==> flow/design.v <==
`timescale 1ns / 1ps
module mux(in0, in1, select, out);
    input wire select; 
    input wire [7:0] in0;
    input wire [7:0] in1;
    output reg[7:0] out;
    always @(*)
    begin
        if(select == 0)
        begin
            out <= in0;
        end
        else begin
            out <= in1;
        end
    end
endmodule
`timescale 1ns / 1ps
module mux32bit(in0, in1, select, out);
    input wire select; 
    input wire [31:0] in0;
    input wire [25:0] in1;
    output reg[31:0] out;
    always @(*)
    begin
        if(select == 0)
        begin
            out <= in0;
        end
        else begin
            out <= {{6{1'b0}},in1};
        end
    end
endmodule 
`timescale 1ns / 1ps
module mux64bit(in0, in1, select, out);
    input wire select; 
    input wire [63:0] in0;
    input wire [63:0] in1;
    output reg[63:0] out;
    always @(*)
    begin
        if(select == 0)
        begin
            out <= in0;
        end
        else begin
            out <= in1;
        end
    end
endmodule 
`timescale 1ns / 1ps
module control_unit(
    input [31:0] instruction,
    output reg 	     TypeDetect,  
    output reg       ALUSrc,     
    output reg       MemToReg,   
    output reg       MemToVecReg,  
    output reg       RegWriteEnable,   
    output reg       VecRegWriteEnable,  
    output reg       VecWrite,    
    output reg       MemWrite,   
    output reg       Branch,     
    output reg [5:0] ALUOp,      
    output reg       Jump        
);
wire [5:0] opcode;
assign opcode = instruction [31:26];
reg [15:0]  controlSignal;
always @(*)
begin
    case (opcode)
    6'b000000: controlSignal = 16'b0010010000000000;  
    6'b000001: controlSignal = 16'b0010010000000010;  
    6'b000010: controlSignal = 16'b0010010000000100;  
    6'b000100: controlSignal = 16'b0010010000001000;  
    6'b000101: controlSignal = 16'b0010010000001010;  
    6'b000110: controlSignal = 16'b0010010000001100;  
    6'b001000: controlSignal = 16'b0010010000010000;  
    6'b001001: controlSignal = 16'b0010010000010010;  
    6'b001010: controlSignal = 16'b0010010000010100;  
    6'b001011: controlSignal = 16'b0010010000010110;  
    6'b010000: controlSignal = 16'b0100000000100000;  
    6'b010001: controlSignal = 16'b0100000000100010;  
    6'b010010: controlSignal = 16'b0100000000100100;  
    6'b001101: controlSignal = 16'b0011010000000000;  
    6'b001110: controlSignal = 16'b0011010000001000;  
    6'b001111: controlSignal = 16'b0011010000001100;  
    6'b100011: controlSignal = 16'b0011000010010110;  
    6'b011111: controlSignal = 16'b0011000010010100;  
    6'b101101: controlSignal = 16'b1001000000000000;  
    6'b101110: controlSignal = 16'b0001000100000000;  
    6'b100101: controlSignal = 16'b0001100000000000;  
    6'b100110: controlSignal = 16'b0001001000000000;  
    6'b101000: controlSignal = 16'b0011010000010100;  
    6'b110000: controlSignal = 16'b0000000011100001;  
    6'b101100: controlSignal = 16'b0000001100000000;  
    6'b101111: controlSignal = 16'b1000100000000000;  
    default:   controlSignal = 16'b0000000000000000;  
    endcase
end
always @(*)
    begin
	MemToVecReg = controlSignal[15];
	VecRegWriteEnable = controlSignal[14];
	TypeDetect = controlSignal[13];
        ALUSrc   = controlSignal[12];
        MemToReg = controlSignal[11];
        RegWriteEnable = controlSignal[10];
        MemWrite = controlSignal[9];
        VecWrite  = controlSignal[8];
        Branch   = controlSignal[7];
        ALUOp    = controlSignal[6:1];
        Jump     = controlSignal[0];
    end
endmodule
`timescale 1ns / 1ps
module ProgramCounter(
    input clk,
    input reset,
    input zero,
    input branch,
    input jump,
    input [31:0] regAddress,
    output reg [31:0] pc 
);
    wire [31:0] pcPlus4;
    wire [1:0] pcControl;
    assign pcPlus4 = pc + 4;
    assign pcControl = (jump | (branch==1 & zero == 1)) ? 2'b01 : 2'b00;
    always @(posedge clk)
    begin
        if(reset == 1)
            pc <= 32'h00000000;
        else
        begin
            case(pcControl)
                2'b01: pc <= regAddress;                                                     
                default: pc <= pcPlus4;                                                      
            endcase
        end
    end
endmodule
`timescale 1ns / 1ps
module Register_File(
        clk,
        read_addr1,
        read_addr2,
        read_data1,
        read_data2,
        write_addr,
        write_data,
        write_enable
    );
input wire clk;
input wire [4:0]  read_addr1;
input wire [4:0]  read_addr2;
input wire [4:0]  write_addr;
input wire [7:0] write_data;
input wire        write_enable;
output reg [7:0] read_data1;
output reg [7:0] read_data2;
    reg [7:0] Register_File [30:0];  
always @(*)
    begin
    read_data1 = 8'b00000000;
    read_data2 = 8'b00000000;
    if (read_addr1 != 5'b11111) begin
        read_data1 = Register_File[read_addr1];
    end 
    if (read_addr2 != 5'b11111) begin
        read_data2 = Register_File[read_addr2]; 
    end
    end
always @(posedge(clk))
    begin
    if (write_enable) begin
        if (write_addr != 5'b11111) begin
            Register_File[write_addr] <= write_data;   
        end
    end
   end
endmodule
`timescale 1ns / 1ps
module VectorRegisterFile(
        clk,
        read_data1,
        read_data2,
	read_addr1,
	read_addr2,
        write_data,
	write_addr,
        write_enable
    );
input wire clk;
input wire [63:0] write_data;
input wire        write_enable;
input wire [4:0] write_addr;
input wire [4:0] read_addr1;
input wire [4:0] read_addr2;
output reg [63:0] read_data1;
output reg [63:0] read_data2;
reg [63:0] Register_File [2:0];  
always @(*)
    begin
     read_data1 = {64{1'b0}};
     read_data2 = {64{1'b0}};
     if (read_addr1 < 5'd3) begin
	    read_data1 = Register_File[read_addr1[1:0]];
    	end	
     if (read_addr2 < 5'd3) begin
    	read_data2 = Register_File[read_addr2[1:0]];	
    	end
end
always @(posedge(clk))
    begin
        if (write_enable) begin
    	    if (write_addr < 5'd3) begin
    	        Register_File[write_addr[1:0]] <= write_data;  
    	    end 
        end
    end
endmodule
`timescale 1ns / 1ps
module ALU(clk,a, b, alufn, enable, otp, zero, overflow);
    input wire clk;
    input wire [7:0] a;
    input wire [7:0] b;
    input wire [5:0] alufn;  
    input wire 	     enable;
    output reg [7:0] otp;
    output reg zero;  
    output reg overflow;
    always @(*)
    begin
	otp = {8{1'b0}};
	zero = 1'b0;
	overflow = 1'b0;
	if(enable) begin
        casex(alufn)
            6'b0000xx: begin
        if(alufn[1:0] == 2'b00)
            begin  
                otp = a + b;
                zero = (otp==0)?1:0;
                if ((a >= 0 && b >= 0 && otp < 0) || (a < 0 && b < 0 && otp >= 0))
                    overflow = 1;
                else
                    overflow = 0;
            end
        else if(alufn[1:0] == 2'b01)  
            begin
                otp = a-b;
                zero = (otp==0)?1:0;
                if ((a >= 0 && b < 0 && otp < 0) || (a < 0 && b >= 0 && otp > 0))
                    overflow = 1;
                else
                    overflow = 0;
            end
        else if (alufn[1:0] == 2'b10)  
            begin
                otp = a*b;
                zero = (otp==0)?1:0;
                overflow = 0;
            end
    end
            6'b0001xx: begin
        case (alufn[1:0])
        2'b00:  
            begin
                otp = a & b;
                overflow = 0;
                zero = (otp==0)?1:0;
            end
        2'b01:  
            begin
                otp = a | b;
                overflow = 0;
                zero = (otp==0)?1:0;
            end
        2'b10:   
                begin
                    otp = a ^ b;
                    overflow = 0;
                    zero = (otp==0)?1:0;
                end
        endcase
    end
            6'b0010xx: begin
        case(alufn[1:0])
        2'b00:  
            begin
                otp = a<<b;
                zero = (otp == 0)?1:0;
                overflow = 0;
            end
        2'b01:  
            begin
                otp = a>>b;
                zero = (otp == 0)?1:0;
                overflow = 0;
            end
        2'b10:  
            begin
                otp = (a<b)? 1:0;
                zero = (otp == 0 && a!=b)?1:0;
                overflow = 0;
            end
	2'b11:  
	    begin
		otp = (a==b)?1:0;
		zero = (otp==0)?1:0;
		overflow = 0;
	    end
        endcase
    end
            default:
            begin 
                otp = {8{1'b0}};
            end
        endcase
    end
    else begin
	otp = {8{1'b0}};
	end
end
endmodule
module VPU(
    input wire clk,
    input wire [63:0] a,
    input wire [63:0] b,
    input wire 	      enable,
    input wire [5:0] opCode,  
    output reg [63:0] out);
    reg [31:0] temp;
    always @(*) begin
	out = {64{1'b0}};
	temp = {32{1'b0}};
	if (enable) begin
	case(opCode)
	6'b010000: begin
	out[7:0] = a[7:0] + b[7:0];
	out[15:8] = a[15:8] + b[15:8];
	out[23:16] = a[23:16] + b[23:16];
	out[31:24] = a[31:24] + b[31:24];
	out[39:32] = a[39:32] + b[39:32];
	out[47:40] = a[47:40] + b[47:40];
	out[55:48] = a[55:48] + b[55:48];
	out[63:56] = a[63:56] + b[63:56];
	end
	6'b010001: begin
	out[7:0] = a[7:0] - b[7:0];
	out[15:8] = a[15:8] - b[15:8];
	out[23:16] = a[23:16] - b[23:16];
	out[31:24] = a[31:24] - b[31:24];
	out[39:32] = a[39:32] - b[39:32];
	out[47:40] = a[47:40] - b[47:40];
	out[55:48] = a[55:48] - b[55:48];
	out[63:56] = a[63:56] - b[63:56];
	end
	6'b010010: begin
	temp[15:0] = a[7:0]*b[7:0];
	temp[31:16] = temp[15:0];
	temp[15:0] = a[15:8]*b[15:8];
	temp[31:16] = temp[31:16] + temp[15:0];
	temp[15:0] = a[23:16]*b[23:16];
	temp[31:16] = temp[31:16] + temp[15:0];
	temp[15:0] = a[31:24]*b[31:24];
	temp[31:16] = temp[31:16] + temp[15:0];
	temp[15:0] = a[39:32]*b[39:32];
	temp[31:16] = temp[31:16] + temp[15:0];
	temp[15:0] = a[47:40]*b[47:40];
	temp[31:16] = temp[31:16] + temp[15:0];
	temp[15:0] = a[55:48]*b[55:48];
	temp[31:16] = temp[31:16] + temp[15:0];
	temp[15:0] = a[63:56]*b[63:56];
	temp[31:16] = temp[31:16] + temp[15:0];
	out[7:0] = temp[23:16];
	end
endcase
end
else begin
out = {64{1'b0}};
end
end
endmodule
`timescale 1ns / 1ps
module CPU( input clk,
	input rst,
	input wire [31:0] inst,
	input wire [63:0]	main_memory_input_data_path,
	output reg[63:0] main_memory_output_data_path,
	output wire[31:0] pc_inst_addr,
	output wire		Vector_Write_Access, 
	output wire		Memory_Write_Access,
	output wire		Load_Vector_Flag,
	output wire 		Load_Word_Flag,
	output wire[11:0]	Main_Memory_Address
	);
	wire[31:0]	instruction;
    	wire[31:0]	reg_data1;
	reg[31:0]	temp_reg_data1;
	wire[5:0]		Opcode;
	wire		Branch_Control;
	wire		Jump_Control;
	wire		Word_Reg_Write_Enable;
	wire		Vect_Reg_Write_Enable;
	wire		Vector_vs_Word;
	wire		Reg_Imm_Flag;
	wire[4:0]	destination_reg;
	wire[4:0] 	source_reg1;
	wire[4:0] 	source_reg2;
	wire[7:0] 	operand1;
	wire[7:0]	temp_operand2;
	wire[7:0] 	operand2;
	wire[7:0] 	alu_output_word;
	wire[7:0]	data_to_wordreg;
	wire[63:0] 	vect_operand1;
	wire[63:0]	vect_operand2;
	wire[63:0]	vpu_vec_output;
	wire[63:0]	data_to_vec_reg;
	wire 		zero;
	wire		overflow;
	wire[63:0] 	vector_output_memory;
	wire[7:0]	word_output_memory;
	wire[63:0]	vector_input_memory;
	wire[7:0]	word_input_memory;
	wire		Reg_Address_Read;
ProgramCounter prc(.clk(clk),
	.reset(rst),
	.zero(zero),
	.branch(Branch_Control),
	.jump(Jump_Control),
	.regAddress(reg_data1),
	.pc(pc_inst_addr)
);
assign instruction = inst;
control_unit control_signal(.instruction(instruction),
	.ALUOp(Opcode),
	.VecWrite(Vector_Write_Access),
	.MemWrite(Memory_Write_Access),
	.Branch(Branch_Control),
	.Jump(Jump_Control),
	.RegWriteEnable(Word_Reg_Write_Enable),
	.VecRegWriteEnable(Vect_Reg_Write_Enable),
	.MemToVecReg(Load_Vector_Flag),
	.MemToReg(Load_Word_Flag),
	.TypeDetect(Vector_vs_Word),
	.ALUSrc(Reg_Imm_Flag)
);
mux32bit RegAddselect(.select(Jump_Control),
	.in0(temp_reg_data1),
	.in1(instruction[25:0]),
	.out(reg_data1)
);
assign destination_reg = instruction[25:21];
assign source_reg1 = instruction[20:16];
assign source_reg2 = instruction[15:11];
assign word_output_memory = main_memory_input_data_path[7:0];
assign vector_output_memory = main_memory_input_data_path;
assign Reg_Address_Read = Load_Word_Flag & Load_Vector_Flag;
mux DataToReg(.select(Load_Word_Flag),
	.in0(alu_output_word),
	.in1(word_output_memory),
	.out(data_to_wordreg)
);
mux64bit VectToReg(.select(Load_Vector_Flag),
	.in0(vpu_vec_output),
	.in1(vector_output_memory),
	.out(data_to_vec_reg)
);
Register_File reg_value_retrival_And_Update(.clk(clk),
		.read_addr1(source_reg1),
		.read_addr2(source_reg2),
		.read_data1(operand1),
		.read_data2(temp_operand2),
		.write_addr(destination_reg),
		.write_data(data_to_wordreg),
		.write_enable(((Word_Reg_Write_Enable & !Vect_Reg_Write_Enable) | Load_Word_Flag) & !Reg_Address_Read)
);
mux decision_between_immediate_reg(.select(Reg_Imm_Flag),
	.in0(temp_operand2),
	.in1(instruction[15:8]),
	.out(operand2)
);
VectorRegisterFile vect_value_retrival_And_Update(.clk(clk),
		.read_addr1(source_reg1),
		.read_addr2(source_reg2),
		.read_data1(vect_operand1),
		.read_data2(vect_operand2),
		.write_addr(destination_reg),
		.write_data(data_to_vec_reg),
		.write_enable(((Vect_Reg_Write_Enable & !Word_Reg_Write_Enable) | Load_Vector_Flag) & !Reg_Address_Read)
);
ALU alu(.clk(clk),
	.a(operand1), 
	.b(operand2), 	
	.alufn(Opcode), 
	.enable(Vector_vs_Word), 
	.otp(alu_output_word), 
	.zero(zero), 
	.overflow(overflow)
);
VPU vpu(.clk(clk),
	.a(vect_operand1),
	.b(vect_operand2),
	.enable((!Vector_vs_Word) & (Vect_Reg_Write_Enable)),
	.opCode(Opcode),
	.out(vpu_vec_output)
);
assign vector_input_memory = vect_operand1;
assign word_input_memory = operand1;
always @(posedge clk) begin
	if (Load_Word_Flag & !Memory_Write_Access & Load_Vector_Flag & !Vector_Write_Access) begin
		temp_reg_data1 <= main_memory_input_data_path[31:0];
	end
end
always @(*) 
    begin
    main_memory_output_data_path = {64{1'b0}};
    if(!Load_Word_Flag & Memory_Write_Access & !Load_Vector_Flag & !Vector_Write_Access) begin
	main_memory_output_data_path[63:8] = 56'h00000000000000;
        main_memory_output_data_path[7:0] = word_input_memory;
    end 
    else if (!Load_Word_Flag & !Memory_Write_Access & !Load_Vector_Flag & Vector_Write_Access) begin
	main_memory_output_data_path = vector_input_memory;
    end
    else if ((!Load_Word_Flag & Memory_Write_Access & !Load_Vector_Flag & Vector_Write_Access)) begin
	main_memory_output_data_path[63:32] = 32'h00000000;
	main_memory_output_data_path[31:0] = pc_inst_addr;
	end
end
assign Main_Memory_Address = instruction[11:0];
endmodule
---- Step by step through the tools: CPU ----
Tool output for the design above, in the order of the flow.
Line numbers count from 1 in the design file above.
Operators: Yosys type, input widths -> output width; for muxes data width and select width s.
Cell names lack the library's common part.
A cell with - has no value.
set-up
  top ..................................... CPU
  clock port .............................. clk
  library ................................. sky130hd
  library corner .......................... tt_025C_1v80

---- Elaborated design ----
Source: Yosys, flattened and elaborated, memories not mapped. Widths are those after wreduce; folded enables and synchronous resets count as part of the registers. Registers that Yosys merges into a memory's read port (data or address) are not register bits. Print and check cells do not count. Equal cells are merged and count once.
Yosys's memory passes give these memory sizes; they may raise the number of words (mostly to a power of two), join words into wider ones and drop unused or constant bits.
cells by class
  add/subtract/negate cells ............... 26
  $mul .................................... 9
  magnitude comparators ................... 4
  equal/unequal tests ..................... 14
  shifts and indexed selects .............. 2
  muxes and demuxes ....................... 61
  bitwise gates (word level) .............. 23
  reductions and logical operators ........ 21
operator list
  kind                   count
  $mul 8x8->8            9
  $mux 64                7
  $add 8x8->8            16
  $pmux 8 s2             7
  $mux 32                3
  $mux 8                 11
  $logic_not 8->1        10
  $sub 8x8->8            9
  $pmux 8 s3             3
  $mux 56                1
  $add 32x3->32 const B  1
  $pmux 8 s4             1
  $mux 1                 21
  $eq 6x5->1 const B     3
  $and 1x1->1            17
  $lt 5x2->1 const B     3
  $ne 5x5->1 const B     3
  $mux 5                 2
  $logic_not 1->1        8
  $lt 8x8->1             1
  $eq 8x8->1             1
  $ne 8x8->1             1
  $and 8x8->8            1
  $or 8x8->8             1
  $xor 8x8->8            1
  $shl 8x8->8            1
  $shr 8x8->8            1
  $pmux 1 s3             2
Other operator kinds: 10; their cells: 15.
bit counts
  register bits ........................... 64
  RAM bits ................................ 440
  ROM bits ................................ 1024
  memories kept ........................... 3
  input bits .............................. 98
  output and inout port bits .............. 112
  word-level cells ........................ 165
memories
  memory                                        words  width  rd ports  write ports  RTL line  source
  (no name shown)                               64     16     1         0            72        case (opcode)
  reg_value_retrival_And_Update.Register_File   31     8      2         1            163       reg [7:0] Register_File [30:0];
  vect_value_retrival_And_Update.Register_File  3      64     2         1            203       reg [63:0] Register_File [2:0];

---- Depth ----
Depth = most cells in a row (Yosys ltp): at word level without a register or memory, in the mapped netlist without a sequential cell, where the memories' decode and read muxes count.
depth
  depth after elaboration ................. 16
  ABC_AREA ................................ 0
  depth in mapped cells ................... 40
  gate-level depth less buffers ........... 34

---- After synthesis ----
Yosys stat after the flow's synthesis: flattened, memories mapped to cells. It holds for the ABC_AREA given above (unset counts as 0); a run with the other value may have another netlist.
synthesis totals
  mapped cells ............................ 3655
  synthesis area .......................... 39515.4 µm²
  sequential part of the area ............. 14814.2 µm²
  flip-flops .............................. 504
  buffers ................................. 192
cells by type
  cell type  count  area in all (µm²)
  edfxtp_1   472    1.42E+04
  fa_1       172    3.44E+03
  ha_1       246    3.08E+03
  mux4_2     105    2.36E+03
  xnor2_1    184    1.61E+03
  nor2_1     375    1407.6
  nand2_1    338    1.27E+03
  mux2i_1    126    1261.21
  inv_1      335    1.26E+03
  xor2_1     92     805.773
  o21ai_0    159    795.763
  mux2_2     68     765.734
  o211ai_1   93     698.17
  dfxtp_1    32     640.614
  nand2b_1   92     575.552
  a21oi_1    89     445.427
  mux4_1     14     367.853
  a21o_1     45     337.824
Other cell types: 64; their cells: 618.
By module: a second synthesis without flattening, with its own total; a netlist apart from the flattened one above.
unflattened totals
  cells (unflattened synthesis) ........... 3847
  area (unflattened synthesis) ............ 42246.8 µm²
Rows give one instance, submodules left out.
modules
  module              instances  cells  area (µm²)  sequential area (µm²)
  Register_File       1          655    11775.0     7447.1
  VPU                 1          1453   11775.0     0.0
  VectorRegisterFile  1          726    9848.2      5765.5
  ALU                 1          447    3024.2      0.0
  ProgramCounter      1          228    1779.2      640.6
  CPU                 1          146    1773.0      960.9
  mux64bit            1          71     1077.3      0.0
  mux32bit            1          36     483.0       0.0
  control_unit        1          67     449.2       0.0
  mux                 2          9      131.4       0.0

---- Worst setup path after synthesis ----
OpenSTA on the mapped netlist: ideal clock, no wires. The path of least setup slack (recovery checks aside). Input and output delay are each 20% of the period. Register names are those of the netlist, which keeps one name where synthesis merged equal registers.
path after synthesis
  path type ............................... input port to flip-flop
  from .................................... input port inst[16]
  to ...................................... memory vect_value_retrival_And_Update.Register_File[0][7]
  period .................................. 12.0 ns
  external input delay .................... 2.400 ns
  library setup time ...................... 0.270 ns
  launch time at the first pin ............ 2.400 ns
  arrival time ............................ 10.509 ns
  required time ........................... 11.730 ns
  path slack .............................. 1.221 ns
  delay of the path ....................... 8.379 ns
  stages .................................. 36
  path buffers ............................ 6
  period reached after synthesis .......... 10.779 ns
"delay of the path" = arrival - input delay + setup time.
"stages": output pins that drive a net of the path, with the launching flip-flop's if there is one; two outputs of one cell count as two.
"period reached after synthesis" = period - worst setup slack (recovery checks aside). The figure is calculated, with input and output delays left at 20% of the set period.
on the way, after synthesis
  cells stage by stage .................... buf_6 -> buf_6 -> buf_6 -> buf_4 -> buf_4 -> buf_6 -> a211oi_1 -> or3_1 -> inv_1 -> nand2b_1 -> fa_1 -> inv_1 -> fa_1 -> ha_1 -> fa_1 -> inv_1 -> fa_1 -> inv_1 -> fa_1 -> fa_1 -> fa_1 -> fa_1 -> inv_1 -> fa_1 -> inv_1 -> ha_1 -> o21ai_0 -> nand2b_1 -> a21o_1 -> a21oi_1 -> xnor2_1 -> xnor2_1 -> xnor2_1 -> xnor2_1 -> xnor2_1 -> o21ai_1
ends and longest elaborated chain, after synthesis
  element          RTL line  source
  start, declared  390       input wire [31:0] inst,
  end, declared    203       reg [63:0] Register_File [2:0];
Chain of elaborated cells between the ends: none given.

---- Timing after layout ----
Path of least setup slack in the final report of flow run 1 (OpenROAD, finished layout, wires in). Where an end is a register, its clock arrival counts in the times.
path after layout
  path type ............................... input port to flip-flop
  from .................................... input port inst[20]
  to ...................................... memory vect_value_retrival_And_Update.Register_File[0][7]
  period .................................. 11.0 ns
  external input delay .................... 2.20 ns
  library setup time ...................... 0.26 ns
  launch time at the first pin ............ 2.20 ns
  arrival time ............................ 10.80 ns
  required time ........................... 11.38 ns
  path slack .............................. 0.58 ns
  stages .................................. 33
  path buffers ............................ 5
on the way, after layout
  cells stage by stage .................... clkdlybuf4s50_1 -> buf_4 -> a2111oi_4 -> buf_4 -> buf_12 -> buf_4 -> o211ai_1 -> inv_1 -> nand3_1 -> fa_1 -> inv_1 -> fa_1 -> fa_1 -> inv_1 -> fa_1 -> inv_1 -> fa_1 -> fa_1 -> fa_1 -> fa_1 -> fa_1 -> inv_1 -> fa_1 -> xnor2_1 -> xnor2_1 -> xnor2_1 -> xnor2_1 -> xnor2_1 -> xnor2_1 -> xnor2_1 -> xnor2_1 -> xnor2_1 -> o21ai_1
ends and longest elaborated chain, after layout
  element          RTL line  source
  start, declared  390       input wire [31:0] inst,
  end, declared    203       reg [63:0] Register_File [2:0];
Chain of elaborated cells between the ends: none given.

FLOW RESULTS
============

CPU through Yosys and OpenROAD on sky130hd: 2 stored runs, unordered, with their settings and measured results. The constraints put input and output delay at 20% of the set period each and load the outputs with 0.01 pF.
"achieved clock period (ns)" means the clock period less the worst setup slack. The figure is calculated, with input and output delays left at 20% of the set period.
"worst setup path time (ns)": the worst setup path's part of the clock period (all of it between registers, 20% less for each end at a port) less its slack. A launch clock that arrives late makes it longer, a capture clock that arrives late makes it shorter.
By "finish__power__total" is meant OpenSTA's value without simulated activity: inputs other than the clock are taken to toggle once in ten clock periods, and the tool carries that through the logic.

Flow files of flow run 1
==> flow/run.sh <==
#!/bin/bash
# the make line also repeats the synthesis and layout settings of config.mk as NAME=value (left out here)
make -C /OpenROAD-flow-scripts/flow DESIGN_CONFIG=/design/flow/config.mk WORK_HOME=/design/flow/orfs CLKGATE_MAP_FILE= finish
==> flow/config.mk <==
export PLATFORM = sky130hd
export DESIGN_NAME = CPU
export DESIGN_NICKNAME = CPU
export VERILOG_FILES = /design/flow/design.v
export SDC_FILE = /design/flow/constraint.sdc
export NUM_CORES = 4
export LEC_CHECK = 0
export CAP_MARGIN = 20
export CORE_MARGIN = 2
export CORE_UTILIZATION = 36
export SLEW_MARGIN = 20
==> flow/constraint.sdc <==
create_clock -name core_clock -period 11.0 [get_ports {clk}]
set_input_delay 2.2000 -clock core_clock [delete_from_list [all_inputs] [get_ports {clk}]]
set_output_delay 2.2000 -clock core_clock [all_outputs]
set_load 0.01 [all_outputs]

report of flow run 1
yosys chip area after synthesis (um^2): 39515.4
finish__design__die__area: 112433.0
finish__design__instance__utilization: 0.4282
finish__timing__setup__ws: 0.583
finish__timing__hold__ws: 0.519
finish__power__total: 5.238e-03
achieved clock period (ns): 10.417
worst setup path time (ns): 8.22
worst setup path kind: input port to flip-flop

Flow files of flow run 2
==> flow/run.sh <==
#!/bin/bash
# the make line also repeats the synthesis and layout settings of config.mk as NAME=value (left out here)
make -C /OpenROAD-flow-scripts/flow DESIGN_CONFIG=/design/flow/config.mk WORK_HOME=/design/flow/orfs CLKGATE_MAP_FILE= finish
==> flow/config.mk <==
export PLATFORM = sky130hd
export DESIGN_NAME = CPU
export DESIGN_NICKNAME = CPU
export VERILOG_FILES = /design/flow/design.v
export SDC_FILE = /design/flow/constraint.sdc
export NUM_CORES = 4
export LEC_CHECK = 0
export CAP_MARGIN = 20
export CORE_MARGIN = 2
export CORE_UTILIZATION = 40
export SLEW_MARGIN = 20
==> flow/constraint.sdc <==
create_clock -name core_clock -period 12.0 [get_ports {clk}]
set_input_delay 2.4000 -clock core_clock [delete_from_list [all_inputs] [get_ports {clk}]]
set_output_delay 2.4000 -clock core_clock [all_outputs]
set_load 0.01 [all_outputs]

report of flow run 2
yosys chip area after synthesis (um^2): 39515.4
finish__design__die__area: 101318.0
finish__design__instance__utilization: 0.4599
finish__timing__setup__ws: 1.114
finish__timing__hold__ws: 0.499
finish__power__total: 4.722e-03
achieved clock period (ns): 10.886
worst setup path time (ns): 8.49
worst setup path kind: input port to flip-flop
